==> flow/design.v <==
`timescale 1ns / 1ps
`default_nettype none
module Nbit_reg #(parameter n=1, r=0)
   (input  wire [n-1:0] in,
    output wire [n-1:0] out,
    input  wire         clk,
    input  wire         we,
    input  wire         gwe,
    input  wire         rst
    );
   reg [n-1:0] state;
   assign out = state;
   always @(posedge clk) 
     begin 
       if (gwe & rst) 
         state <= r;
       else if (gwe & we) 
         state <= in; 
     end
endmodule
module gp1(input wire a, b,
           output wire g, p);
   assign g = a & b;
   assign p = a | b;
endmodule
module gp4(input wire [3:0] gin, pin,
           input wire cin,
           output wire gout, pout,
           output wire [2:0] cout);
  assign pout = (&  pin [3:0]);
  assign gout = (gin[0] & pin[1] & pin[2] & pin[3]) |(gin[1] & pin[2] & pin[3])| (gin[2] & pin[3]) | gin[3];
  assign cout[0] = (gin[0] | pin[0] & cin); 
  assign cout[1] = (gin[1] | pin[1] & cout[0]);
  assign cout[2] = (gin[2] | pin[2] & cout[1]);
endmodule
module cla16
  (input wire [15:0]  a, b,
   input wire         cin,
   output wire [15:0] sum);
  wire [15:0] gin, pin;
  genvar i;
  for(i = 0; i < 16; i=i+1) begin
    gp1 g(.a(a[i]), .b(b[i]), .g(gin[i]), .p(pin[i]));
  end
  wire [15:0] cout;
  wire g30_1, p30_1;
  gpn #(4) gf1(.gin(gin[3:0]), .pin(pin[3:0]), .cin(cin), .gout(g30_1), .pout(p30_1), .cout(cout[2:0]));
  assign cout[3] = (cin & p30_1) | g30_1;
  wire g30_2, p30_2;
  gp4 gf2(.gin(gin[7:4]), .pin(pin[7:4]), .cin(cout[3]), .gout(g30_2), .pout(p30_2), .cout(cout[6:4]));
  assign cout[7] = (cout[3] & p30_2) | g30_2;
  wire g30_3, p30_3;
  gp4 gf3(.gin(gin[11:8]), .pin(pin[11:8]), .cin(cout[7]), .gout(g30_3), .pout(p30_3), .cout(cout[10:8]));
  assign cout[11] = (cout[7] & p30_3) | g30_3;
  wire g30_4, p30_4;
  gp4 gf4(.gin(gin[15:12]), .pin(pin[15:12]), .cin(cout[11]), .gout(g30_4), .pout(p30_4), .cout(cout[14:12]));
  assign cout[15] = (cout[11] & p30_4) | g30_4;
  assign sum[0] = a[0] ^ b[0] ^ cin;
  for(i = 1; i < 16; i = i + 1) begin
    assign sum[i] = a[i] ^ b[i] ^ cout[i - 1];
  end
endmodule
module gpn
  #(parameter N = 4)
  (input wire [N-1:0] gin, pin,
   input wire  cin,
   output wire gout, pout,
   output wire [N-2:0] cout);
  assign pout = (&  pin [N - 1:0]);
  wire [N-2: 0] temp;
  genvar i;
  for (i = 0; i < N-1; i = i + 1) begin
    assign temp[i] = gin[i] & (& pin[N-1:i+1]);
  end
  assign gout = (| temp [N-2:0]) | gin[N-1];
  assign cout[0] = (gin[0] | pin[0] & cin); 
  for(i = 0; i < N - 2; i = i + 1) begin
    assign cout[i + 1] = (gin[i + 1] | pin[i + 1] & cout[i]);
  end
endmodule
`timescale 1ns / 1ps
`default_nettype none
module lc4_divider(input  wire [15:0] i_dividend,
                   input  wire [15:0] i_divisor,
                   output wire [15:0] o_remainder,
                   output wire [15:0] o_quotient);
      wire [15:0] temp_rem [16:0];
      wire [15:0] temp_quot [16:0];
      wire [15:0] temp_div [16:0];
      assign temp_rem[0] = 16'b0;
      assign temp_quot[0] = 16'b0;
      assign temp_div[0] = i_dividend;
      genvar i;
      for (i = 0; i < 16; i = i + 1) begin
            lc4_divider_one_iter div_one_iter(.i_dividend(temp_div[i]),
                              .i_divisor(i_divisor),
                              .i_remainder(temp_rem[i]),
                              .i_quotient(temp_quot[i]),
                              .o_dividend(temp_div[i + 1]),
                              .o_remainder(temp_rem[i + 1]),
                              .o_quotient(temp_quot[i + 1]));
      end
      wire divisor_zero_check = (i_divisor == 16'b0);
      assign o_quotient = divisor_zero_check ? 16'b0 : temp_quot[16];
      assign o_remainder = divisor_zero_check ? 16'b0 : temp_rem[16];
endmodule  
module lc4_divider_one_iter(input  wire [15:0] i_dividend,
                            input  wire [15:0] i_divisor,
                            input  wire [15:0] i_remainder,
                            input  wire [15:0] i_quotient,
                            output wire [15:0] o_dividend,
                            output wire [15:0] o_remainder,
                            output wire [15:0] o_quotient);
      wire zerocheck = 0 == i_divisor;
      assign o_dividend = i_dividend << 1;
      wire [15:0] div_shift_t, a_comp_t, prequot, preremainder, tempquot, remshift;
      assign remshift = i_remainder << 1;
      assign div_shift_t = (i_dividend >> 15) & 1'b1;
      assign a_comp_t =  div_shift_t | remshift;
      wire select_t = a_comp_t < i_divisor;
      assign preremainder = (select_t ? a_comp_t : (a_comp_t - i_divisor));
      assign o_remainder = zerocheck ? 16'b0 : preremainder;
      assign tempquot = i_quotient << 1;
      assign prequot = (select_t ? tempquot : tempquot | 1'b1);
      assign o_quotient = zerocheck ? 16'b0 : prequot;
endmodule
`timescale 1ns / 1ps
`default_nettype none
module cla_input_rs (  
      input wire [15:0] insn,
      input wire [15:0] pc,
      input wire [15:0] r1,
      output wire [15:0] rs
);
      assign rs = (insn[15:12] == 4'd1) | (insn[15:12] == 4'd6) | (insn[15:12] == 4'd7) ? r1 : pc;
endmodule
module cla_input_rt (  
      input wire [15:0] insn,
      input wire [15:0] r2,
      input wire [15:0] imm11,
      input wire [15:0] imm5,
      input wire [15:0] uimm7,
      input wire [15:0] imm9,
      input wire [15:0] imm6,
      output wire [15:0] rt
);
      wire [15:0] mux1, mux2;
      assign mux1 = (insn[5:4] == 2'b00) ? r2 : ((insn[5:4] == 2'b01) ? ~r2 : imm5);
      assign mux2 = imm9;
      assign rt = (insn[15:12] == 4'b1100) ? imm11 : 
                  ((insn[15:12] == 4'b0001) ? mux1 : 
                   (insn[15:12] == 4'b0010) ? uimm7 :
                   (insn[15:12] == 4'b0000) ? mux2 :
                   (insn[15:12] == 4'b0110 | insn[15:12] == 4'b0111) ? imm6:
                   16'b0
                  );
endmodule
module cla_input_ci (
      input wire [15:0] insn,
      output wire cin
);
      wire mux_top = (insn[5:3] == 3'b010) ? ((insn[15:12] == 4'b0001) ? 1 : 0) : 0;
      wire mux_bot = (insn[15:12] == 4'b0000 | insn[15:12] == 4'b0100 | insn[15:12] == 4'b1100 | insn[15:12] == 4'b1111) ? 1 : 0;
      assign cin = mux_top | mux_bot;
endmodule
module comparators (
      input wire [15:0] insn,
      input wire [15:0] r1,
      input wire [15:0] r2,
      input wire [15:0] imm7,
      input wire [15:0] uimm7,
      output wire [15:0] comp_out
);
      wire [15:0] mux_rs = (insn[8:7] == 2'b00 | insn[8:7] == 2'b10) ? $signed(r1) : r1; 
      wire [15:0] mux_rt = (insn[8:7] == 2'b00) ? $signed(r2) : 
                        (insn[8:7] == 2'b01) ? r2 :
                        (insn[8:7] == 2'b10) ? imm7 :
                        uimm7;
      wire signed [15:0] signed_comp_out = ($signed(mux_rs) > $signed(mux_rt)) ? 16'b1 : ($signed(mux_rs) == $signed(mux_rt)) ? 16'b0 : 16'hFFFF;
      wire [15:0] unsigned_comp_out = (mux_rs > mux_rt) ? 16'b1 : (mux_rs == mux_rt) ? 16'b0 : 16'hFFFF;
      assign comp_out = (insn[8:7] == 2'b00 | insn[8:7] == 2'b10) ? signed_comp_out : unsigned_comp_out;
endmodule
module lc4_alu(input  wire [15:0] i_insn,
               input wire [15:0]  i_pc,
               input wire [15:0]  i_r1data,
               input wire [15:0]  i_r2data,
               output wire [15:0] o_result);
      wire [15:0] imm5, imm6, imm7, imm9, imm11, uimm4, uimm7, uimm8;
      assign uimm4 = {12'b0, i_insn[3:0]};
      assign uimm7 = {9'b0, i_insn[6:0]};
      assign uimm8 = {8'b0, i_insn[7:0]};
      assign imm5 = {{12{i_insn[4]}}, i_insn[3:0]};
      assign imm6 = {{11{i_insn[5]}}, i_insn[4:0]};
      assign imm7 = {{10{i_insn[6]}}, i_insn[5:0]};
      assign imm9 = {{8{i_insn[8]}}, i_insn[7:0]};
      assign imm11 = {{6{i_insn[10]}}, i_insn[9:0]};
      wire cla_cin;
      wire [15:0] cla_rt, cla_rs;
      cla_input_ci get_cin(.insn(i_insn), .cin(cla_cin));
      cla_input_rs get_rs(.insn(i_insn), .pc(i_pc), .r1(i_r1data), .rs(cla_rs));
      cla_input_rt get_rt(.insn(i_insn), .r2(i_r2data), .imm11(imm11), .imm5(imm5), .uimm7(uimm7), .imm9(imm9), .imm6(imm6), .rt(cla_rt));
      wire [15:0] cla_output;
      cla16 get_cla_out(.a(cla_rs), .b(cla_rt), .cin(cla_cin), .sum(cla_output));
      wire [15:0] mult_out = i_r1data * i_r2data;
      wire [15:0] div_out, mod_out;
      lc4_divider div(.i_dividend(i_r1data), .i_divisor(i_r2data), .o_remainder(mod_out), .o_quotient(div_out));
      wire [15:0] math_mux = (i_insn[5:3] == 3'b011) ? div_out : (i_insn[5:3] == 3'b001) ? mult_out : cla_output;
      wire [15:0] comp_result;
      comparators get_comp(.insn(i_insn), .r1(i_r1data), .r2(i_r2data), .imm7(imm7), .uimm7(uimm7), .comp_out(comp_result));
      wire signed [15:0] sra_temp = $signed(i_r1data) >>> uimm4;
      wire [15:0] shift_result = (i_insn[5:4] == 2'b00) ? (i_r1data << uimm4) : 
                              (i_insn[5:4] == 2'b01) ? sra_temp : 
                              (i_insn[5:4] == 2'b10) ? (i_r1data >> uimm4) : 
                              mod_out;
      wire [15:0] hiconst = (i_r1data & 8'hFF) | (uimm8 << 8);
      wire [15:0] trap = 16'h8000 | uimm8;
      wire [15:0] basic_log = (i_insn[5:3] == 3'b000) ? i_r1data & i_r2data :
                              (i_insn[5:3] == 3'b001) ? ~i_r1data :
                              (i_insn[5:3] == 3'b010) ? i_r1data | i_r2data :
                              (i_insn[5:3] == 3'b011) ? i_r1data ^ i_r2data :
                              i_r1data & imm5;
      wire [15:0] jsr_out =  (i_insn[11] == 1) ? ((i_pc & 16'h8000) | (i_insn[10:0] << 4)) : i_r1data;
      wire [15:0] jmp_out = (i_insn[11] == 1) ? cla_output : i_r1data;
      assign o_result =  (i_insn[15:12] == 4'b0100) ? jsr_out : 
                        (i_insn[15:12] == 4'b0101) ? basic_log : 
                        (i_insn[15:12] == 4'b1101) ? hiconst : 
                        (i_insn[15:12] == 4'b1111) ? trap :  
                        (i_insn[15:12] == 4'b1001) ? imm9 : 
                        (i_insn[15:12] == 4'b1010) ? shift_result : 
                        (i_insn[15:12] == 4'b0010) ? comp_result : 
                        (i_insn[15:12] == 4'b0001) ? math_mux : 
                        (i_insn[15:12] == 4'b1100) ? jmp_out : 
                        (i_insn[15:12] == 4'b0000) ? cla_output : 
                        (i_insn[15:12] == 4'b0110) ? cla_output : 
                        (i_insn[15:12] == 4'b0111) ? cla_output :
                        (i_insn[15:12] == 4'b1000) ? i_r1data : 
                        16'b0;
endmodule
`timescale 1ns / 1ps
`default_nettype none
module lc4_decoder(input  wire [15:0] insn,                
                   output wire [ 2:0] r1sel,               
                   output wire        r1re,                
                   output wire [ 2:0] r2sel,               
                   output wire        r2re,                
                   output wire [ 2:0] wsel,                
                   output wire        regfile_we,          
                   output wire        nzp_we,              
                   output wire        select_pc_plus_one,  
                   output wire        is_load,             
                   output wire        is_store,            
                   output wire        is_branch,           
                   output wire        is_control_insn      
                   );
   wire [3:0] opcode = insn[15:12];
   assign     is_branch = (opcode == 4'b0000 & insn != 0);
   wire       is_arith = (opcode == 4'b0001);
   wire       is_add = (is_arith & (insn[5:3] == 3'b000));
   wire       is_mul = (is_arith & (insn[5:3] == 3'b001));
   wire       is_sub = (is_arith & (insn[5:3] == 3'b010));
   wire       is_div = (is_arith & (insn[5:3] == 3'b011));
   wire       is_addi = (is_arith & insn[5]);
   wire       is_compare = (opcode == 4'b0010);
   wire       is_cmp = (is_compare & (insn[8:7] == 2'b00));
   wire       is_cmpu = (is_compare & (insn[8:7] == 2'b01));
   wire       is_cmpi = (is_compare & (insn[8:7] == 2'b10));
   wire       is_cmpiu = (is_compare & (insn[8:7] == 2'b11));
   wire       is_jsr = (insn[15:11] == 5'b01001);
   wire       is_jsrr = (insn[15:11] == 5'b01000);
   wire       is_logic = (opcode == 4'b0101);
   wire       is_and = (is_logic & (insn[5:3] == 3'b000));
   wire       is_not = (is_logic & (insn[5:3] == 3'b001));
   wire       is_or = (is_logic & (insn[5:3] == 3'b010));
   wire       is_xor = (is_logic & (insn[5:3] == 3'b011));
   wire       is_andi = (is_logic & insn[5]);
   wire       is_ldr = (opcode == 4'b0110);
   wire       is_str = (opcode == 4'b0111);
   wire       is_rti = (opcode == 4'b1000);
   wire       is_const = (opcode == 4'b1001);
   wire       is_shift = (opcode == 4'b1010);
   wire       is_sll = (is_shift & (insn[5:4] == 2'b00));
   wire       is_sra = (is_shift & (insn[5:4] == 2'b01));
   wire       is_srl = (is_shift & (insn[5:4] == 2'b10));
   wire       is_mod = (is_shift & (insn[5:4] == 2'b11));
   wire       is_jmpr = (insn[15:11] == 5'b11000);
   wire       is_jmp = (insn[15:11] == 5'b11001);
   wire       is_hiconst = (opcode == 4'b1101);
   wire       is_trap = (opcode == 4'b1111);
   assign r1sel = (is_compare | is_hiconst) ? insn[11:9] :   
                  (is_rti) ? 3'd7 : insn[8:6];
   assign r1re = is_arith | 
                 is_compare | 
                 is_jsrr | 
                 is_logic | 
                 is_ldr | 
                 is_str | 
                 is_rti | 
                 is_shift | 
                 is_jmpr |
                 is_hiconst
                 ;
   assign r2sel = (is_str) ? insn[11:9] : insn[2:0];  
   assign r2re = is_add | is_mul |  is_sub | is_div |
                 is_cmp | is_cmpu |
                 is_and | is_or | is_xor |
                 is_str |
                 is_mod;
   assign wsel = (is_jsr | is_jsrr | is_trap) ? 3'd7 : insn[11:9];   
   assign regfile_we = is_arith | is_jsr | is_jsrr | is_logic | is_ldr | is_const | is_shift | is_hiconst | is_trap;
   assign nzp_we = regfile_we | is_compare;
   assign select_pc_plus_one = is_trap | is_jsrr | is_jsr;
   assign is_load = is_ldr;
   assign is_store = is_str;
   assign is_control_insn =  is_jsr | is_jsrr | is_rti | is_jmpr | is_jmp | is_trap;
endmodule
`timescale 1ns / 1ps
`default_nettype none
module lc4_regfile #(parameter n = 16)
   (input  wire         clk,
    input  wire         gwe,
    input  wire         rst,
    input  wire [  2:0] i_rs,       
    output wire [n-1:0] o_rs_data,  
    input  wire [  2:0] i_rt,       
    output wire [n-1:0] o_rt_data,  
    input  wire [  2:0] i_rd,       
    input  wire [n-1:0] i_wdata,    
    input  wire         i_rd_we     
    );
    wire [8:0] registers_write_q;
    wire [16:0] o_data_temp [8:0];
    genvar i;
    for (i = 0; i < 8; i=i+1) begin
        assign registers_write_q[i] = (i_rd == i) & i_rd_we;
        Nbit_reg #(16, 0) thing_register(.in(i_wdata), .out(o_data_temp[i]), .clk(clk), .we(registers_write_q[i]), .gwe(gwe), .rst(rst));
    end
    assign o_rs_data = i_rs == 0 ? o_data_temp[0] :
                       i_rs == 1 ? o_data_temp[1] :
                       i_rs == 2 ? o_data_temp[2] :
                       i_rs == 3 ? o_data_temp[3] :
                       i_rs == 4 ? o_data_temp[4] :
                       i_rs == 5 ? o_data_temp[5] :
                       i_rs == 6 ? o_data_temp[6] :
                       o_data_temp[7];
    assign o_rt_data = i_rt == 0 ? o_data_temp[0] :
                       i_rt == 1 ? o_data_temp[1] :
                       i_rt == 2 ? o_data_temp[2] :
                       i_rt == 3 ? o_data_temp[3] :
                       i_rt == 4 ? o_data_temp[4] :
                       i_rt == 5 ? o_data_temp[5] :
                       i_rt == 6 ? o_data_temp[6] :
                       o_data_temp[7];
endmodule
`timescale 1ns / 1ps
`default_nettype none
module lc4_processor
   (input  wire        clk,                 
    input wire         rst,  
    input wire         gwe,  
    output wire [15:0] o_cur_pc,  
    input wire [15:0]  i_cur_insn,  
    output wire [15:0] o_dmem_addr,  
    input wire [15:0]  i_cur_dmem_data,  
    output wire        o_dmem_we,  
    output wire [15:0] o_dmem_towrite,  
    output wire [1:0]  test_stall,  
    output wire [15:0] test_cur_pc,  
    output wire [15:0] test_cur_insn,  
    output wire        test_regfile_we,  
    output wire [2:0]  test_regfile_wsel,  
    output wire [15:0] test_regfile_data,  
    output wire        test_nzp_we,  
    output wire [2:0]  test_nzp_new_bits,  
    output wire        test_dmem_we,  
    output wire [15:0] test_dmem_addr,  
    output wire [15:0] test_dmem_data,  
    input wire [7:0]   switch_data,  
    output wire [7:0]  led_data  
    );
   wire [15:0]   pc;       
   wire [15:0]   next_pc;  
   wire stall_load = is_load_X && ((r1sel_D_pre == wsel_X && r1re_D_pre) ||
                     ((r2sel_D_pre == wsel_X && r2re_D_pre) && ~is_store_D_pre));
   wire not_stall_q = ~stall_load && (~is_load_X || ~is_branch_D_pre);
   wire branched_q = (is_control_insn_X) || (is_branch_X & nzp_correct);
   wire [15:0] i_cur_insn_F = branched_q ? 16'b0 : i_cur_insn;
   wire [15:0] pc_F = branched_q ? 16'b0 : pc;
   wire [1:0] stall_F = branched_q ? 2'd2 : (not_stall_q ? 2'd0 : 2'd3);
   Nbit_reg #(16, 16'h8200) pc_reg (.in(next_pc), .out(pc), .clk(clk), .we(not_stall_q), .gwe(gwe), .rst(rst));
   wire [15:0] pc_D_pre, i_cur_insn_D_pre;
   Nbit_reg #(16, 16'h8200) pc_reg_D (.in(pc_F), .out(pc_D_pre), .clk(clk), .we(not_stall_q), .gwe(gwe), .rst(rst));
   Nbit_reg #(16, 16'b0) i_cur_insn_reg_D (.in(i_cur_insn_F), .out(i_cur_insn_D_pre), .clk(clk), .we(not_stall_q), .gwe(gwe), .rst(rst));
   wire [1:0] stall_D_pre;
   Nbit_reg #(2, 2'b10) stall_reg_D(.in(stall_F), .out(stall_D_pre), .clk(clk), .we(not_stall_q), .gwe(gwe), .rst(rst));
   wire [2:0] r1sel_D_pre, r2sel_D_pre, wsel_D_pre;
   wire r1re_D_pre, r2re_D_pre, regfile_we_D_pre, nzp_we_D_pre, select_pc_plus_one_D_pre, is_load_D_pre, is_store_D_pre, is_branch_D_pre, is_control_insn_D_pre;
   lc4_decoder decodermain(.insn(i_cur_insn_D_pre),  .r1sel(r1sel_D_pre), .r1re(r1re_D_pre), .r2sel(r2sel_D_pre), .r2re(r2re_D_pre), .wsel(wsel_D_pre), .regfile_we(regfile_we_D_pre), .nzp_we(nzp_we_D_pre), .select_pc_plus_one(select_pc_plus_one_D_pre), .is_load(is_load_D_pre), .is_store(is_store_D_pre), .is_branch(is_branch_D_pre), .is_control_insn(is_control_insn_D_pre));
   wire [15:0] o_rs_data1, o_rt_data1;
   lc4_regfile #(16) theregisterfile(.clk(clk), .gwe(gwe), .rst(rst),
    .i_rs(r1sel_D_pre),       
    .o_rs_data(o_rs_data1),  
    .i_rt(r2sel_D_pre),       
    .o_rt_data(o_rt_data1),  
    .i_rd_we(regfile_we_W),     
    .i_rd(wsel_W),       
    .i_wdata(i_wdata)    
    );
   wire[15:0] o_rs_data = (r1sel_D_pre == wsel_W) && regfile_we_W && r1re_D_pre ? i_wdata : o_rs_data1;
   wire[15:0] o_rt_data = (r2sel_D_pre == wsel_W) && regfile_we_W && r2re_D_pre ? i_wdata : o_rt_data1;
   wire [15:0] pc_plus_1, pc_plus_1_D;
   cla16 cla_one(.a(pc), .b(0), .cin(1), .sum(pc_plus_1));
   Nbit_reg #(16, 16'b0) pc_plus_one_reg_D(.in(pc_plus_1), .out(pc_plus_1_D), .clk(clk), .we(not_stall_q), .gwe(gwe), .rst(rst));
   wire r1re_D, r2re_D, regfile_we_D, nzp_we_D, select_pc_plus_one_D, is_load_D, is_store_D, is_branch_D, is_control_insn_D;
   wire nop_question = branched_q || ~not_stall_q;
   wire [15:0] pc_D = nop_question ? 16'b0 :  pc_D_pre;
   wire[15:0] i_cur_insn_D = nop_question ? 16'b0 :  i_cur_insn_D_pre;
   wire [2:0] r1sel_D,r2sel_D, wsel_D;
   assign r1sel_D = nop_question ? 3'b0 :  r1sel_D_pre;
   assign r2sel_D = nop_question ? 3'b0 :  r2sel_D_pre;
   assign wsel_D = nop_question ? 3'b0 :  wsel_D_pre;
   assign r1re_D = nop_question ? 1'b0 :  r1re_D_pre;
   assign r2re_D = nop_question ? 1'b0 :  r2re_D_pre;
   assign regfile_we_D = nop_question ? 1'b0 :  regfile_we_D_pre;
   assign select_pc_plus_one_D = nop_question ? 1'b0 :  select_pc_plus_one_D_pre;
   assign is_load_D = nop_question ? 1'b0 : is_load_D_pre;
   assign is_store_D = nop_question ? 1'b0 :  is_store_D_pre;
   assign is_branch_D = nop_question ? 1'b0 :  is_branch_D_pre;
   assign is_control_insn_D = nop_question ? 1'b0 :  is_control_insn_D_pre;
   assign nzp_we_D = nop_question ? 1'b0 :  nzp_we_D_pre;
   wire [1:0] stall_D = branched_q ? 2'b10 : (not_stall_q ? stall_D_pre : 2'b11);
   wire [1:0] stall_X;
   wire [2:0] r1sel_X,r2sel_X, wsel_X;
   wire r1re_X, r2re_X, regfile_we_X, nzp_we_X, select_pc_plus_one_X, is_load_X, is_store_X, is_branch_X, is_control_insn_X;
   wire [15:0] pc_X, o_rs_data_X, o_rt_data_X, i_cur_insn_X, pc_plus_1_X;
   Nbit_reg #(2, 2'b10) stall_reg_X(.in(stall_D), .out(stall_X), .clk(clk), .we(1'b1), .gwe(gwe), .rst(rst));
   Nbit_reg #(16, 16'h8200) pc_reg_X (.in(pc_D), .out(pc_X), .clk(clk), .we(1'b1), .gwe(gwe), .rst(rst));
   Nbit_reg #(16, 0) reg_rs_X (.in(o_rs_data), .out(o_rs_data_X), .clk(clk), .we(1'b1), .gwe(gwe), .rst(rst));
   Nbit_reg #(16, 0) reg_rt_X (.in(o_rt_data), .out(o_rt_data_X), .clk(clk), .we(1'b1), .gwe(gwe), .rst(rst));
   Nbit_reg #(16, 16'b0) pc_plus_one_reg_X(.in(pc_plus_1_D), .out(pc_plus_1_X), .clk(clk), .we(1'b1), .gwe(gwe), .rst(rst));
   Nbit_reg #(3, 0) r1sel_reg_X (.in(r1sel_D), .out(r1sel_X), .clk(clk), .we(1'b1), .gwe(gwe), .rst(rst));
   Nbit_reg #(3, 0) r2sel_reg_X (.in(r2sel_D), .out(r2sel_X), .clk(clk), .we(1'b1), .gwe(gwe), .rst(rst));
   Nbit_reg #(3, 0) wsel_reg_X (.in(wsel_D), .out(wsel_X), .clk(clk), .we(1'b1), .gwe(gwe), .rst(rst));
   Nbit_reg #(1, 0) r1re_reg_X (.in(r1re_D), .out(r1re_X), .clk(clk), .we(1'b1), .gwe(gwe), .rst(rst));
   Nbit_reg #(1, 0) r2re_reg_X (.in(r2re_D), .out(r2re_X), .clk(clk), .we(1'b1), .gwe(gwe), .rst(rst));
   Nbit_reg #(1, 0) regfile_we_reg_X (.in(regfile_we_D), .out(regfile_we_X), .clk(clk), .we(1'b1), .gwe(gwe), .rst(rst));
   Nbit_reg #(1, 0) nzp_we_reg_X (.in(nzp_we_D), .out(nzp_we_X), .clk(clk), .we(1'b1), .gwe(gwe), .rst(rst));
   Nbit_reg #(1, 0) select_pc_plus_one_reg_X (.in(select_pc_plus_one_D), .out(select_pc_plus_one_X), .clk(clk), .we(1'b1), .gwe(gwe), .rst(rst));
   Nbit_reg #(1, 0) is_load_reg_X (.in(is_load_D), .out(is_load_X), .clk(clk), .we(1'b1), .gwe(gwe), .rst(rst));
   Nbit_reg #(1, 0) is_store_reg_X (.in(is_store_D), .out(is_store_X), .clk(clk), .we(1'b1), .gwe(gwe), .rst(rst));
   Nbit_reg #(1, 0) is_branch_reg_X (.in(is_branch_D), .out(is_branch_X), .clk(clk), .we(1'b1), .gwe(gwe), .rst(rst));
   Nbit_reg #(1, 0) is_control_insn_reg_X (.in(is_control_insn_D), .out(is_control_insn_X), .clk(clk), .we(1'b1), .gwe(gwe), .rst(rst));
   Nbit_reg #(16, 0) i_cur_insn_reg_X (.in(i_cur_insn_D), .out(i_cur_insn_X), .clk(clk), .we(1'b1), .gwe(gwe), .rst(rst));
   wire [15:0] bypass_r1_1 = (r1sel_X == wsel_W) && regfile_we_W ? i_wdata : o_rs_data_X;
   wire [15:0] bypass_r2_1 = (r2sel_X == wsel_W) && regfile_we_W ? i_wdata : o_rt_data_X;
   wire [15:0] bypass_r1_full = (r1sel_X == wsel_M) && regfile_we_M ? alu_result_M : bypass_r1_1;
   wire [15:0] bypass_r2_full = (r2sel_X == wsel_M) && regfile_we_M ? alu_result_M : bypass_r2_1;
   wire [15:0] alu_result;
   lc4_alu alu_main(.i_insn(i_cur_insn_X), .i_pc(pc_X), .i_r1data(bypass_r1_full), .i_r2data(bypass_r2_full),
               .o_result(alu_result));
   wire [1:0] stall_M;
   Nbit_reg #(2, 2'b10) stall_reg_M(.in(stall_X), .out(stall_M), .clk(clk), .we(1'b1), .gwe(gwe), .rst(rst));
   wire [15:0] pc_M;
   Nbit_reg #(16, 16'h8200) pc_reg_M (.in(pc_X), .out(pc_M), .clk(clk), .we(1'b1), .gwe(gwe), .rst(rst));
   wire [15:0] o_rs_data_M;
   wire [15:0] o_rt_data_M_1;
   wire [15:0] alu_result_M;
   Nbit_reg #(16, 0) reg_rs_M (.in(bypass_r1_full), .out(o_rs_data_M), .clk(clk), .we(1'b1), .gwe(gwe), .rst(rst));
   Nbit_reg #(16, 0) reg_rt_M (.in(bypass_r2_full), .out(o_rt_data_M_1), .clk(clk), .we(1'b1), .gwe(gwe), .rst(rst));
   Nbit_reg #(16, 0) alu_result_reg_M (.in(alu_result), .out(alu_result_M), .clk(clk), .we(1'b1), .gwe(gwe), .rst(rst));
   wire[15:0] pc_plus_1_M;
   Nbit_reg #(16, 16'b0) pc_plus_one_reg_M(.in(pc_plus_1_X), .out(pc_plus_1_M), .clk(clk), .we(1'b1), .gwe(gwe), .rst(rst));
   wire [15:0] i_cur_insn_M;
   wire [2:0] r1sel_M, r2sel_M, wsel_M;
   wire r1re_M, r2re_M, regfile_we_M, nzp_we_M, select_pc_plus_one_M, is_load_M, is_store_M, is_branch_M, is_control_insn_M;
   Nbit_reg #(3, 0) r1sel_reg_M (.in(r1sel_X), .out(r1sel_M), .clk(clk), .we(1'b1), .gwe(gwe), .rst(rst));
   Nbit_reg #(3, 0) r2sel_reg_M (.in(r2sel_X), .out(r2sel_M), .clk(clk), .we(1'b1), .gwe(gwe), .rst(rst));
   Nbit_reg #(3, 0) wsel_reg_M (.in(wsel_X), .out(wsel_M), .clk(clk), .we(1'b1), .gwe(gwe), .rst(rst));
   Nbit_reg #(1, 0) r1re_reg_M (.in(r1re_X), .out(r1re_M), .clk(clk), .we(1'b1), .gwe(gwe), .rst(rst));
   Nbit_reg #(1, 0) r2re_reg_M (.in(r2re_X), .out(r2re_M), .clk(clk), .we(1'b1), .gwe(gwe), .rst(rst));
   Nbit_reg #(1, 0) regfile_we_reg_M (.in(regfile_we_X), .out(regfile_we_M), .clk(clk), .we(1'b1), .gwe(gwe), .rst(rst));
   Nbit_reg #(1, 0) nzp_we_reg_M (.in(nzp_we_X), .out(nzp_we_M), .clk(clk), .we(1'b1), .gwe(gwe), .rst(rst));
   Nbit_reg #(1, 0) select_pc_plus_one_reg_M (.in(select_pc_plus_one_X), .out(select_pc_plus_one_M), .clk(clk), .we(1'b1), .gwe(gwe), .rst(rst));
   Nbit_reg #(1, 0) is_load_reg_M (.in(is_load_X), .out(is_load_M), .clk(clk), .we(1'b1), .gwe(gwe), .rst(rst));
   Nbit_reg #(1, 0) is_store_reg_M (.in(is_store_X), .out(is_store_M), .clk(clk), .we(1'b1), .gwe(gwe), .rst(rst));
   Nbit_reg #(1, 0) is_branch_reg_M (.in(is_branch_X), .out(is_branch_M), .clk(clk), .we(1'b1), .gwe(gwe), .rst(rst));
   Nbit_reg #(1, 0) is_control_insn_reg_M (.in(is_control_insn_X), .out(is_control_insn_M), .clk(clk), .we(1'b1), .gwe(gwe), .rst(rst));
   Nbit_reg #(16, 0) i_cur_insn_reg_M (.in(i_cur_insn_X), .out(i_cur_insn_M), .clk(clk), .we(1'b1), .gwe(gwe), .rst(rst));
   wire [15:0] o_rt_data_M =  regfile_we_W && is_store_M && r2sel_M == wsel_W ? i_wdata : o_rt_data_M_1;
   wire [15:0] o_dmem_towrite_M = is_store_M ? o_rt_data_M : 16'b0;
   wire o_dmem_we_M = is_store_M;
   wire [15:0] o_dmem_addr_M = (is_load_M | is_store_M) ? alu_result_M : 16'b0;
   assign o_dmem_we = o_dmem_we_M;
   assign o_dmem_addr = o_dmem_addr_M;
   assign o_dmem_towrite = o_dmem_towrite_M;
   wire [15:0] i_cur_dmem_data_M = i_cur_dmem_data;
   Nbit_reg #(2, 2'b10) stall_reg_W(.in(stall_M), .out(test_stall), .clk(clk), .we(1'b1), .gwe(gwe), .rst(rst));
   wire [15:0] o_dmem_addr_W, o_dmem_towrite_W, i_cur_dmem_data_W;
   wire o_dmem_we_W;
   Nbit_reg #(16, 0) o_dem_addr_reg_W (.in(o_dmem_addr_M), .out(o_dmem_addr_W), .clk(clk), .we(1'b1), .gwe(gwe), .rst(rst));
   Nbit_reg #(16, 0) o_dem_towrite_reg_W (.in(o_dmem_towrite_M), .out(o_dmem_towrite_W), .clk(clk), .we(1'b1), .gwe(gwe), .rst(rst));
   Nbit_reg #(1, 0) o_dem_we_reg_W (.in(o_dmem_we_M), .out(o_dmem_we_W), .clk(clk), .we(1'b1), .gwe(gwe), .rst(rst));
   Nbit_reg #(16, 0) i_cur_dmem_data_reg_W (.in(i_cur_dmem_data_M), .out(i_cur_dmem_data_W), .clk(clk), .we(1'b1), .gwe(gwe), .rst(rst));
   wire[15:0] pc_plus_1_W;
   Nbit_reg #(16, 16'b0) pc_plus_one_reg_W(.in(pc_plus_1_M), .out(pc_plus_1_W), .clk(clk), .we(1'b1), .gwe(gwe), .rst(rst));
   wire [15:0] pc_W;
   Nbit_reg #(16, 16'h8200) pc_reg_W (.in(pc_M), .out(pc_W), .clk(clk), .we(1'b1), .gwe(gwe), .rst(rst));
   wire [15:0] o_rs_data_W;
   wire [15:0] o_rt_data_W;
   wire [15:0] alu_result_W;
   Nbit_reg #(16, 0) reg_rs_W (.in(o_rs_data_M), .out(o_rs_data_W), .clk(clk), .we(1'b1), .gwe(gwe), .rst(rst));
   Nbit_reg #(16, 0) reg_rt_W (.in(o_rt_data_M), .out(o_rt_data_W), .clk(clk), .we(1'b1), .gwe(gwe), .rst(rst));
   Nbit_reg #(16, 0) alu_result_reg_W (.in(alu_result_M), .out(alu_result_W), .clk(clk), .we(1'b1), .gwe(gwe), .rst(rst));
   wire [15:0] i_cur_insn_W;
   wire [2:0] r1sel_W, r2sel_W, wsel_W;
   wire r1re_W, r2re_W, regfile_we_W, nzp_we_W, select_pc_plus_one_W, is_load_W, is_store_W, is_branch_W, is_control_insn_W;
   Nbit_reg #(3, 0) r1sel_reg_W (.in(r1sel_M), .out(r1sel_W), .clk(clk), .we(1'b1), .gwe(gwe), .rst(rst));
   Nbit_reg #(3, 0) r2sel_reg_W (.in(r2sel_M), .out(r2sel_W), .clk(clk), .we(1'b1), .gwe(gwe), .rst(rst));
   Nbit_reg #(3, 0) wsel_reg_W (.in(wsel_M), .out(wsel_W), .clk(clk), .we(1'b1), .gwe(gwe), .rst(rst));
   Nbit_reg #(1, 0) r1re_reg_W (.in(r1re_M), .out(r1re_W), .clk(clk), .we(1'b1), .gwe(gwe), .rst(rst));
   Nbit_reg #(1, 0) r2re_reg_W (.in(r2re_M), .out(r2re_W), .clk(clk), .we(1'b1), .gwe(gwe), .rst(rst));
   Nbit_reg #(1, 0) regfile_we_reg_W (.in(regfile_we_M), .out(regfile_we_W), .clk(clk), .we(1'b1), .gwe(gwe), .rst(rst));
   Nbit_reg #(1, 0) nzp_we_reg_W (.in(nzp_we_M), .out(nzp_we_W), .clk(clk), .we(1'b1), .gwe(gwe), .rst(rst));
   Nbit_reg #(1, 0) select_pc_plus_one_reg_W (.in(select_pc_plus_one_M), .out(select_pc_plus_one_W), .clk(clk), .we(1'b1), .gwe(gwe), .rst(rst));
   Nbit_reg #(1, 0) is_load_reg_W (.in(is_load_M), .out(is_load_W), .clk(clk), .we(1'b1), .gwe(gwe), .rst(rst));
   Nbit_reg #(1, 0) is_store_reg_W (.in(is_store_M), .out(is_store_W), .clk(clk), .we(1'b1), .gwe(gwe), .rst(rst));
   Nbit_reg #(1, 0) is_branch_reg_W (.in(is_branch_M), .out(is_branch_W), .clk(clk), .we(1'b1), .gwe(gwe), .rst(rst));
   Nbit_reg #(1, 0) is_control_insn_reg_W (.in(is_control_insn_M), .out(is_control_insn_W), .clk(clk), .we(1'b1), .gwe(gwe), .rst(rst));
   Nbit_reg #(16, 0) i_cur_insn_reg_W (.in(i_cur_insn_M), .out(i_cur_insn_W), .clk(clk), .we(1'b1), .gwe(gwe), .rst(rst));
   wire [15:0] nzp_new_bits_input = is_control_insn_X ? pc_plus_1_X : alu_result;
   wire [2:0] nzp_new_bits = ($signed(nzp_new_bits_input) == 0) ? 3'b010 : 
                        ($signed(nzp_new_bits_input) > 0) ? 3'b001 :
                        3'b100;
   wire nzp_from_load = is_load_M && ~(nzp_we_X && ~is_load_X);
   wire [2:0] nzp_load_bits = ($signed(i_cur_dmem_data) == 0) ? 3'b010 :
                              ($signed(i_cur_dmem_data) > 0) ? 3'b001 :
                              3'b100;
   wire [2:0] nzp_reg_in = nzp_from_load ? nzp_load_bits : nzp_new_bits;
   wire [2:0] nzp_new_bits_M;
   Nbit_reg #(3, 0) nzp_reg_M (.in(nzp_new_bits), .out(nzp_new_bits_M), .clk(clk), .we(1'b1), .gwe(gwe), .rst(rst));
   wire [2:0] nzp_new_bits_W;
   Nbit_reg #(3, 0) nzp_reg_W (.in(nzp_new_bits_M), .out(nzp_new_bits_W), .clk(clk), .we(1'b1), .gwe(gwe), .rst(rst));
   wire nzp_correct = i_cur_insn_X[11] == 1 & nzp_old_bits == 3'b100 | 
                     i_cur_insn_X[10] == 1 & nzp_old_bits == 3'b010 |
                     i_cur_insn_X[9] == 1 & nzp_old_bits == 3'b001;
   wire [2:0] nzp_old_bits;
   Nbit_reg #(3, 0) nzp_reg (.in(nzp_reg_in), .out(nzp_old_bits), .clk(clk), .we(nzp_we_X | is_load_M), .gwe(gwe), .rst(rst));
   assign next_pc = (branched_q) ? alu_result : pc_plus_1;
   wire [15:0] alu_datamem_output = is_load_W ? i_cur_dmem_data_W : alu_result_W;
   wire [15:0] i_wdata = (select_pc_plus_one_W ? pc_plus_1_W : alu_datamem_output);
   assign test_cur_pc = pc_W;
   assign test_cur_insn = i_cur_insn_W;
   assign test_regfile_wsel = wsel_W;
   assign test_regfile_data = regfile_we_W ? i_wdata : 16'b0;
   assign test_nzp_we = nzp_we_W;
   assign test_dmem_we = is_store_W;
   assign test_nzp_new_bits = is_load_W ? ($signed(i_cur_dmem_data_W) == 0) ? 3'b010 : 
                        ($signed(i_cur_dmem_data_W) > 0) ? 3'b001 :
                        3'b100 : nzp_new_bits_W;
   assign test_dmem_addr = o_dmem_addr_W;
   assign test_dmem_data = is_store_W ? o_dmem_towrite_W : (is_load_W ? i_cur_dmem_data_W : 16'b0);
   assign test_regfile_we = regfile_we_W;
   assign o_cur_pc = pc;
endmodule
`timescale 1ns / 1ps
`default_nettype none
module lc4_core
   (input  wire        clk,
    input  wire        rst,
    output wire [15:0] o_cur_pc,
    input  wire [15:0] i_cur_insn,
    output wire [15:0] o_dmem_addr,
    input  wire [15:0] i_cur_dmem_data,
    output wire        o_dmem_we,
    output wire [15:0] o_dmem_towrite,
    output wire [1:0]  test_stall,
    output wire [15:0] test_cur_pc,
    output wire [15:0] test_cur_insn,
    output wire        test_regfile_we,
    output wire [2:0]  test_regfile_wsel,
    output wire [15:0] test_regfile_data,
    output wire        test_nzp_we,
    output wire [2:0]  test_nzp_new_bits,
    output wire        test_dmem_we,
    output wire [15:0] test_dmem_addr,
    output wire [15:0] test_dmem_data
    );
   wire [7:0] led_unused;
   lc4_processor proc (.clk(clk), .rst(rst), .gwe(1'b1),
                       .o_cur_pc(o_cur_pc), .i_cur_insn(i_cur_insn),
                       .o_dmem_addr(o_dmem_addr), .i_cur_dmem_data(i_cur_dmem_data),
                       .o_dmem_we(o_dmem_we), .o_dmem_towrite(o_dmem_towrite),
                       .test_stall(test_stall), .test_cur_pc(test_cur_pc),
                       .test_cur_insn(test_cur_insn), .test_regfile_we(test_regfile_we),
                       .test_regfile_wsel(test_regfile_wsel), .test_regfile_data(test_regfile_data),
                       .test_nzp_we(test_nzp_we), .test_nzp_new_bits(test_nzp_new_bits),
                       .test_dmem_we(test_dmem_we), .test_dmem_addr(test_dmem_addr),
                       .test_dmem_data(test_dmem_data),
                       .switch_data(8'd0), .led_data(led_unused));
endmodule
Tool chain data of lc4_core. Tool output for the design above, in the order of the flow. Line numbers count from 1 in the design file above. Operators: Yosys type, input widths -> output width; for muxes data width and select width s. Not given: --

Top: lc4_core. Clock: clk. Library: sky130hd. Library corner: tt_025C_1v80.

Word-level counts. Source: Yosys, flattened and elaborated. Widths are those after wreduce. Registers that Yosys merges into a memory's read port (data or address) are not register bits. Print and check cells do not count.

Register bits after elaboration: 516. For input port bits the number is 34. The figure for cells after elaboration is 604.

The figure for $add $sub $neg is 16. For multipliers the number is 1. $lt $le $gt $ge: 21. For equal/unequal tests the number is 71. For shifts and indexed selects the number is 3. The entry for muxes and demuxes reads 139. Bitwise operators: 244. The entry for reduce/logical cells reads 48.

Operators by type and width (count): $mux 16 (76); $mux 15 (30); $mul 16x16->16 (1); $or 1x16->16 (15); $lt 16x16->1 (15); $sub 15x15->15 (14); $logic_not 32->1 (3); $or 1x1->1 (86); $and 1x1->1 (81); $gt 16x1->1 const B (3); $xor 1x1->1 (47); $eq 4x4->1 const B (11); $mux 3 (12); $eq 3x2->1 const B (11); $eq 3x3->1 const B (11); $gt 16x16->1 (2); $eq 16x16->1 (2); $and 16x16->16 (2); $not 16->16 (2); $eq 4x3->1 const B (7); $eq 3x3->1 (9); $reduce_and 4->1 (6); $mux 1 (20); $eq 3x1->1 const B (6); $logic_and 1x1->1 (17); $lt 1x16->1 (1); $or 16x15->16 (1); $sub 16x16->16 (1).

Not listed: further kinds 25, cells in them 51.

Depth. Depth = most cells in a row (Yosys ltp): at word level without a register or memory, in the mapped netlist without a sequential cell, where the memories' decode and read muxes count.

The entry for depth in word-level cells reads 81. The figure for ABC_AREA is 1. Under mapped depth stands 281. Gate-level depth less buffers: 276.

After synthesis. Source: synth_stat.txt of the flow (Yosys; design flattened, memories mapped). It holds for the ABC_AREA given above (unset counts as 0); a run with the other value may have another netlist.

Under mapped cells stands 6351. The entry for mapped area reads 42615.9 um^2. Mapped flip-flops: 515. Under buffers stands 292.

Cell types (count): sky130_fd_sc_hd__dfxtp_1 (515); sky130_fd_sc_hd__ha_1 (389); sky130_fd_sc_hd__nand2_1 (1144); sky130_fd_sc_hd__inv_1 (896); sky130_fd_sc_hd__o21ai_0 (616); sky130_fd_sc_hd__a21oi_1 (550); sky130_fd_sc_hd__nor2_1 (634); sky130_fd_sc_hd__fa_1 (107); sky130_fd_sc_hd__nand3_1 (245); sky130_fd_sc_hd__xor2_1 (128); sky130_fd_sc_hd__clkbuf_1 (225); sky130_fd_sc_hd__o211ai_1 (103); sky130_fd_sc_hd__o21bai_1 (52); sky130_fd_sc_hd__o22ai_1 (61); sky130_fd_sc_hd__nor3_1 (76); sky130_fd_sc_hd__xnor2_1 (43); sky130_fd_sc_hd__or2_2 (51); sky130_fd_sc_hd__nand3_2 (26).

Not listed: further types 54, cells in them 490.

Worst setup path after synthesis. Source: OpenSTA report_checks on the synthesized netlist (no wires, ideal clock, input and output delay 20% of the period each), path of least setup slack; recovery checks are left aside. Register names are those of the netlist, which keeps one name where synthesis merged equal registers.

Path type: register to register. Start: register proc.wsel_reg_W.state[2]. End: register proc.nzp_reg.state. The entry for period reads 40000 ps. The figure for library setup time is 117 ps. The figure for arrival time is 32716 ps. Under path slack stands 7167 ps. The entry for delay of the path reads 32833 ps. For driving pins on the path the number is 262. For buffers on the path the number is 8. Synthesis period reached: 32833 ps.

"delay of the path" = arrival - input delay + setup time. "driving pins on the path" counts driving pins, that of a launching flip-flop among them; a cell with two outputs on the path counts twice. "synthesis period reached" = period - worst setup slack (recovery checks aside). The figure is calculated, with input and output delays left at 20% of the set period. An end named without its bit number is one bit of that signal or, where synthesis recoded a state register, one of its new flip-flops. The rows between start and end are the longest chain of elaborated cells between them; the timing report does not say that the signal goes this way. Where chains are equally long, one stands for them. A line is the first line of the expression or statement that the cell stems from. Yosys adds cells for indexed reads and writes and turns some case tables into memories.

Cells stage by stage: sky130_fd_sc_hd__dfxtp_1 > sky130_fd_sc_hd__buf_4 > sky130_fd_sc_hd__inv_2 > sky130_fd_sc_hd__nand2_2 > sky130_fd_sc_hd__nand2_2 > sky130_fd_sc_hd__nor2_8 > sky130_fd_sc_hd__nand2_4 > sky130_fd_sc_hd__buf_6 > sky130_fd_sc_hd__nand2_1 > sky130_fd_sc_hd__o21ai_1 > sky130_fd_sc_hd__nand2_1 > sky130_fd_sc_hd__nand2_1 > sky130_fd_sc_hd__buf_2 > sky130_fd_sc_hd__inv_1 > sky130_fd_sc_hd__clkbuf_1 > sky130_fd_sc_hd__ha_1 > sky130_fd_sc_hd__nand3_1 > sky130_fd_sc_hd__nor2_1 > (+226 left out) > sky130_fd_sc_hd__a21oi_1 > sky130_fd_sc_hd__inv_1 > sky130_fd_sc_hd__nand2_1 > sky130_fd_sc_hd__inv_1 > sky130_fd_sc_hd__o211ai_1 > sky130_fd_sc_hd__a21oi_1 > sky130_fd_sc_hd__o21ai_1 > sky130_fd_sc_hd__nand3_1 > sky130_fd_sc_hd__nor2_1 > sky130_fd_sc_hd__o21ai_1 > sky130_fd_sc_hd__nor2_1 > sky130_fd_sc_hd__nand3_1 > sky130_fd_sc_hd__nor2_1 > sky130_fd_sc_hd__nor2_1 > sky130_fd_sc_hd__a21oi_2 > sky130_fd_sc_hd__nand3_2 > sky130_fd_sc_hd__nand3_1 > sky130_fd_sc_hd__nand2_1. Cells in the longest elaborated chain: 81. For elaborated cells on any way between the ends the number is 282. Classes of those cells: add/sub (16); mul (1); compare (19); eq/ne (4); shift (3); mux (93); logic (136); reduce/logical (10).

RTL lines, path post-synthesis: start, declared (line 11) `reg [n-1:0] state;`; start, assigned (line 16) `state <= r;`; start, assigned (line 18) `state <= in;`; $eq 3x3->1 (line 454) `wire [15:0] bypass_r2_1 = (r2sel_X == wsel_W) && regfile_we_W ? i_wdata : o_rt_data_X;`; $logic_and 1x1->1 (line 454); $mux 16 (line 454); $mux 16 (line 456) `wire [15:0] bypass_r2_full = (r2sel_X == wsel_M) && regfile_we_M ? alu_result_M : bypass_r2_1;`; $lt 1x16->1 (line 120) `wire select_t = a_comp_t < i_divisor;`; $mux 15 (line 121) `assign preremainder = (select_t ? a_comp_t : (a_comp_t - i_divisor));`; $mux 15 (line 122) `assign o_remainder = zerocheck ? 16'b0 : preremainder;`; (+67 left out); $mux 16 (line 225) `(i_insn[15:12] == 4'b0101) ? basic_log :`; $mux 16 (line 224) `assign o_result =  (i_insn[15:12] == 4'b0100) ? jsr_out :`; $mux 16 (line 529) `wire [15:0] nzp_new_bits_input = is_control_insn_X ? pc_plus_1_X : alu_result;`; $gt 16x1->1 (line 531) `($signed(nzp_new_bits_input) > 0) ? 3'b001 :`; $mux 3 (line 531); $mux 3 (line 530) `wire [2:0] nzp_new_bits = ($signed(nzp_new_bits_input) == 0) ? 3'b010 :`; $mux 3 (line 537) `wire [2:0] nzp_reg_in = nzp_from_load ? nzp_load_bits : nzp_new_bits;`; end, assigned (line 16); end, assigned (line 18); end, declared (line 11).

Nets of the timed path that keep an RTL name, with a line that drives or declares them; the list need not be complete.

Nets with RTL names, path post-synthesis (line): proc.alu_main.div.genblk1[0].div_one_iter.i_divisor[1] (456).

Timing after layout. From the final timing report of entry A: the path of least setup slack in the routed layout; clock arrival at registers is part of the times. The path's times are printed in steps of 10 ps; the period is the one set.

Path type: register to register. Start: register proc.wsel_reg_W.state[0]. End: register proc.nzp_reg_M.state[0]. The entry for period reads 39700 ps. The figure for library setup time is 140 ps. The figure for arrival time is 36240 ps. Under path slack stands 4030 ps. For driving pins on the path the number is 256. For buffers on the path the number is 4.

The rows between start and end are the longest chain of elaborated cells between them; the timing report does not say that the signal goes this way. Where chains are equally long, one stands for them.

Cells stage by stage: sky130_fd_sc_hd__dfxtp_1 > sky130_fd_sc_hd__buf_4 > sky130_fd_sc_hd__xor2_1 > sky130_fd_sc_hd__a21oi_1 > sky130_fd_sc_hd__nand2_4 > sky130_fd_sc_hd__o211ai_1 > sky130_fd_sc_hd__nand2_4 > sky130_fd_sc_hd__buf_4 > sky130_fd_sc_hd__inv_1 > sky130_fd_sc_hd__ha_1 > sky130_fd_sc_hd__inv_1 > sky130_fd_sc_hd__nand3_1 > sky130_fd_sc_hd__nand3_1 > sky130_fd_sc_hd__inv_1 > sky130_fd_sc_hd__fa_1 > sky130_fd_sc_hd__nand3_1 > sky130_fd_sc_hd__nand2_1 > sky130_fd_sc_hd__nand2_1 > (+220 left out) > sky130_fd_sc_hd__nand2_1 > sky130_fd_sc_hd__inv_1 > sky130_fd_sc_hd__nand3_1 > sky130_fd_sc_hd__nand2_1 > sky130_fd_sc_hd__nand2_1 > sky130_fd_sc_hd__nand2_1 > sky130_fd_sc_hd__nand2_1 > sky130_fd_sc_hd__nand2_1 > sky130_fd_sc_hd__nand2_1 > sky130_fd_sc_hd__nand3_1 > sky130_fd_sc_hd__nor2_1 > sky130_fd_sc_hd__nand3_1 > sky130_fd_sc_hd__nor2_1 > sky130_fd_sc_hd__nand3_1 > sky130_fd_sc_hd__a21oi_2 > sky130_fd_sc_hd__nand3_2 > sky130_fd_sc_hd__nand2_1 > sky130_fd_sc_hd__nor2_1. Cells in the longest elaborated chain: 80. For elaborated cells on any way between the ends the number is 281. Classes of those cells: add/sub (16); mul (1); compare (19); eq/ne (4); shift (3); mux (92); logic (136); reduce/logical (10).

RTL lines, path post-layout: start, declared (line 11) `reg [n-1:0] state;`; start, assigned (line 16) `state <= r;`; start, assigned (line 18) `state <= in;`; $eq 3x3->1 (line 453) `wire [15:0] bypass_r1_1 = (r1sel_X == wsel_W) && regfile_we_W ? i_wdata : o_rs_data_X;`; $logic_and 1x1->1 (line 453); $mux 16 (line 453); $mux 16 (line 455) `wire [15:0] bypass_r1_full = (r1sel_X == wsel_M) && regfile_we_M ? alu_result_M : bypass_r1_1;`; $sub 1x15->15 (line 121) `assign preremainder = (select_t ? a_comp_t : (a_comp_t - i_divisor));`; $mux 15 (line 121); $mux 15 (line 122) `assign o_remainder = zerocheck ? 16'b0 : preremainder;`; (+66 left out); $mux 16 (line 226) `(i_insn[15:12] == 4'b1101) ? hiconst :`; $mux 16 (line 225) `(i_insn[15:12] == 4'b0101) ? basic_log :`; $mux 16 (line 224) `assign o_result =  (i_insn[15:12] == 4'b0100) ? jsr_out :`; $mux 16 (line 529) `wire [15:0] nzp_new_bits_input = is_control_insn_X ? pc_plus_1_X : alu_result;`; $gt 16x1->1 (line 531) `($signed(nzp_new_bits_input) > 0) ? 3'b001 :`; $mux 3 (line 531); $mux 3 (line 530) `wire [2:0] nzp_new_bits = ($signed(nzp_new_bits_input) == 0) ? 3'b010 :`; end, assigned (line 16); end, assigned (line 18); end, declared (line 11).

Appendix: measured runs

Below are 3 stored runs of the flow (Yosys, OpenROAD; platform sky130hd) on lc4_core, each with its settings and what was measured, unordered. Constraints: input delay and output delay 20% of the set period each, output load 0.01 pF. "achieved clock period" = clock period - worst setup slack. The figure is calculated, with input and output delays left at 20% of the set period. By "worst setup path time" is meant the share of the clock period that the worst setup path is allowed (20% is reserved at inputs, 20% at outputs), minus its slack. Clock arrival times at its registers enter into it. "worst setup path time" is given in steps of 10 ps.

Entry A has these settings: ABC_AREA 1; CELL_PAD_IN_SITES_GLOBAL_PLACEMENT 1; CORE_MARGIN 8; CORE_UTILIZATION 27; CTS_CLUSTER_DIAMETER 23; CTS_CLUSTER_SIZE 11; GPL_ROUTABILITY_DRIVEN 1; GPL_TIMING_DRIVEN 1; PLACE_DENSITY_LB_ADDON 0.06; SETUP_SLACK_MARGIN 0.01; SLEW_MARGIN 15; TNS_END_PERCENT 65; period_ns 39.7; CAP_MARGIN 20. For the full die area the run shows 170804.0 um^2. The sum of negative setup slack stands at 0 ps. The post-route worst hold slack reads 392 ps. The smallest setup slack stands at 4030 ps. The measured worst setup path time is 35670 ps. Type of the worst setup path: register to register. The achieved clock period stands at 35670 ps. The standard-cell area after routing reads 52265.1 um^2. The cell area after synthesis reads 42615.9 um^2.

Entry B has these settings: ABC_AREA 0; CAP_MARGIN 30; CELL_PAD_IN_SITES_GLOBAL_PLACEMENT 0; CORE_MARGIN 8; CORE_UTILIZATION 46; CTS_CLUSTER_DIAMETER 54; CTS_CLUSTER_SIZE 11; GPL_ROUTABILITY_DRIVEN 1; GPL_TIMING_DRIVEN 1; MAX_ROUTING_LAYER met4; MIN_ROUTING_LAYER met1; PLACE_DENSITY_LB_ADDON 0.06; SETUP_SLACK_MARGIN 0.01; SLEW_MARGIN 15; TNS_END_PERCENT 35; period_ns 39.7. The standard-cell area after routing reads 51632.0 um^2. The cell area after synthesis reads 46029.1 um^2. The sum of negative setup slack stands at 0 ps. The post-route worst hold slack reads 406 ps. The measured worst setup path time is 37400 ps. Type of the worst setup path: register to register. The achieved clock period stands at 37397 ps. For the full die area the run shows 110440.0 um^2. The smallest setup slack stands at 2303 ps.

Entry C has these settings: ABC_AREA 1; CELL_PAD_IN_SITES_GLOBAL_PLACEMENT 1; CORE_MARGIN 2; CORE_UTILIZATION 27; CTS_CLUSTER_DIAMETER 23; CTS_CLUSTER_SIZE 11; GPL_ROUTABILITY_DRIVEN 0; GPL_TIMING_DRIVEN 1; PLACE_DENSITY_LB_ADDON 0.06; period_ns 56.4; CAP_MARGIN 20; SLEW_MARGIN 20. The measured worst setup path time is 41810 ps. Type of the worst setup path: register to register. For the full die area the run shows 161030.0 um^2. The cell area after synthesis reads 42615.9 um^2. The post-route worst hold slack reads 397 ps. The standard-cell area after routing reads 51381.8 um^2. The sum of negative setup slack stands at 0 ps. The achieved clock period stands at 41807 ps. The smallest setup slack stands at 14593 ps.
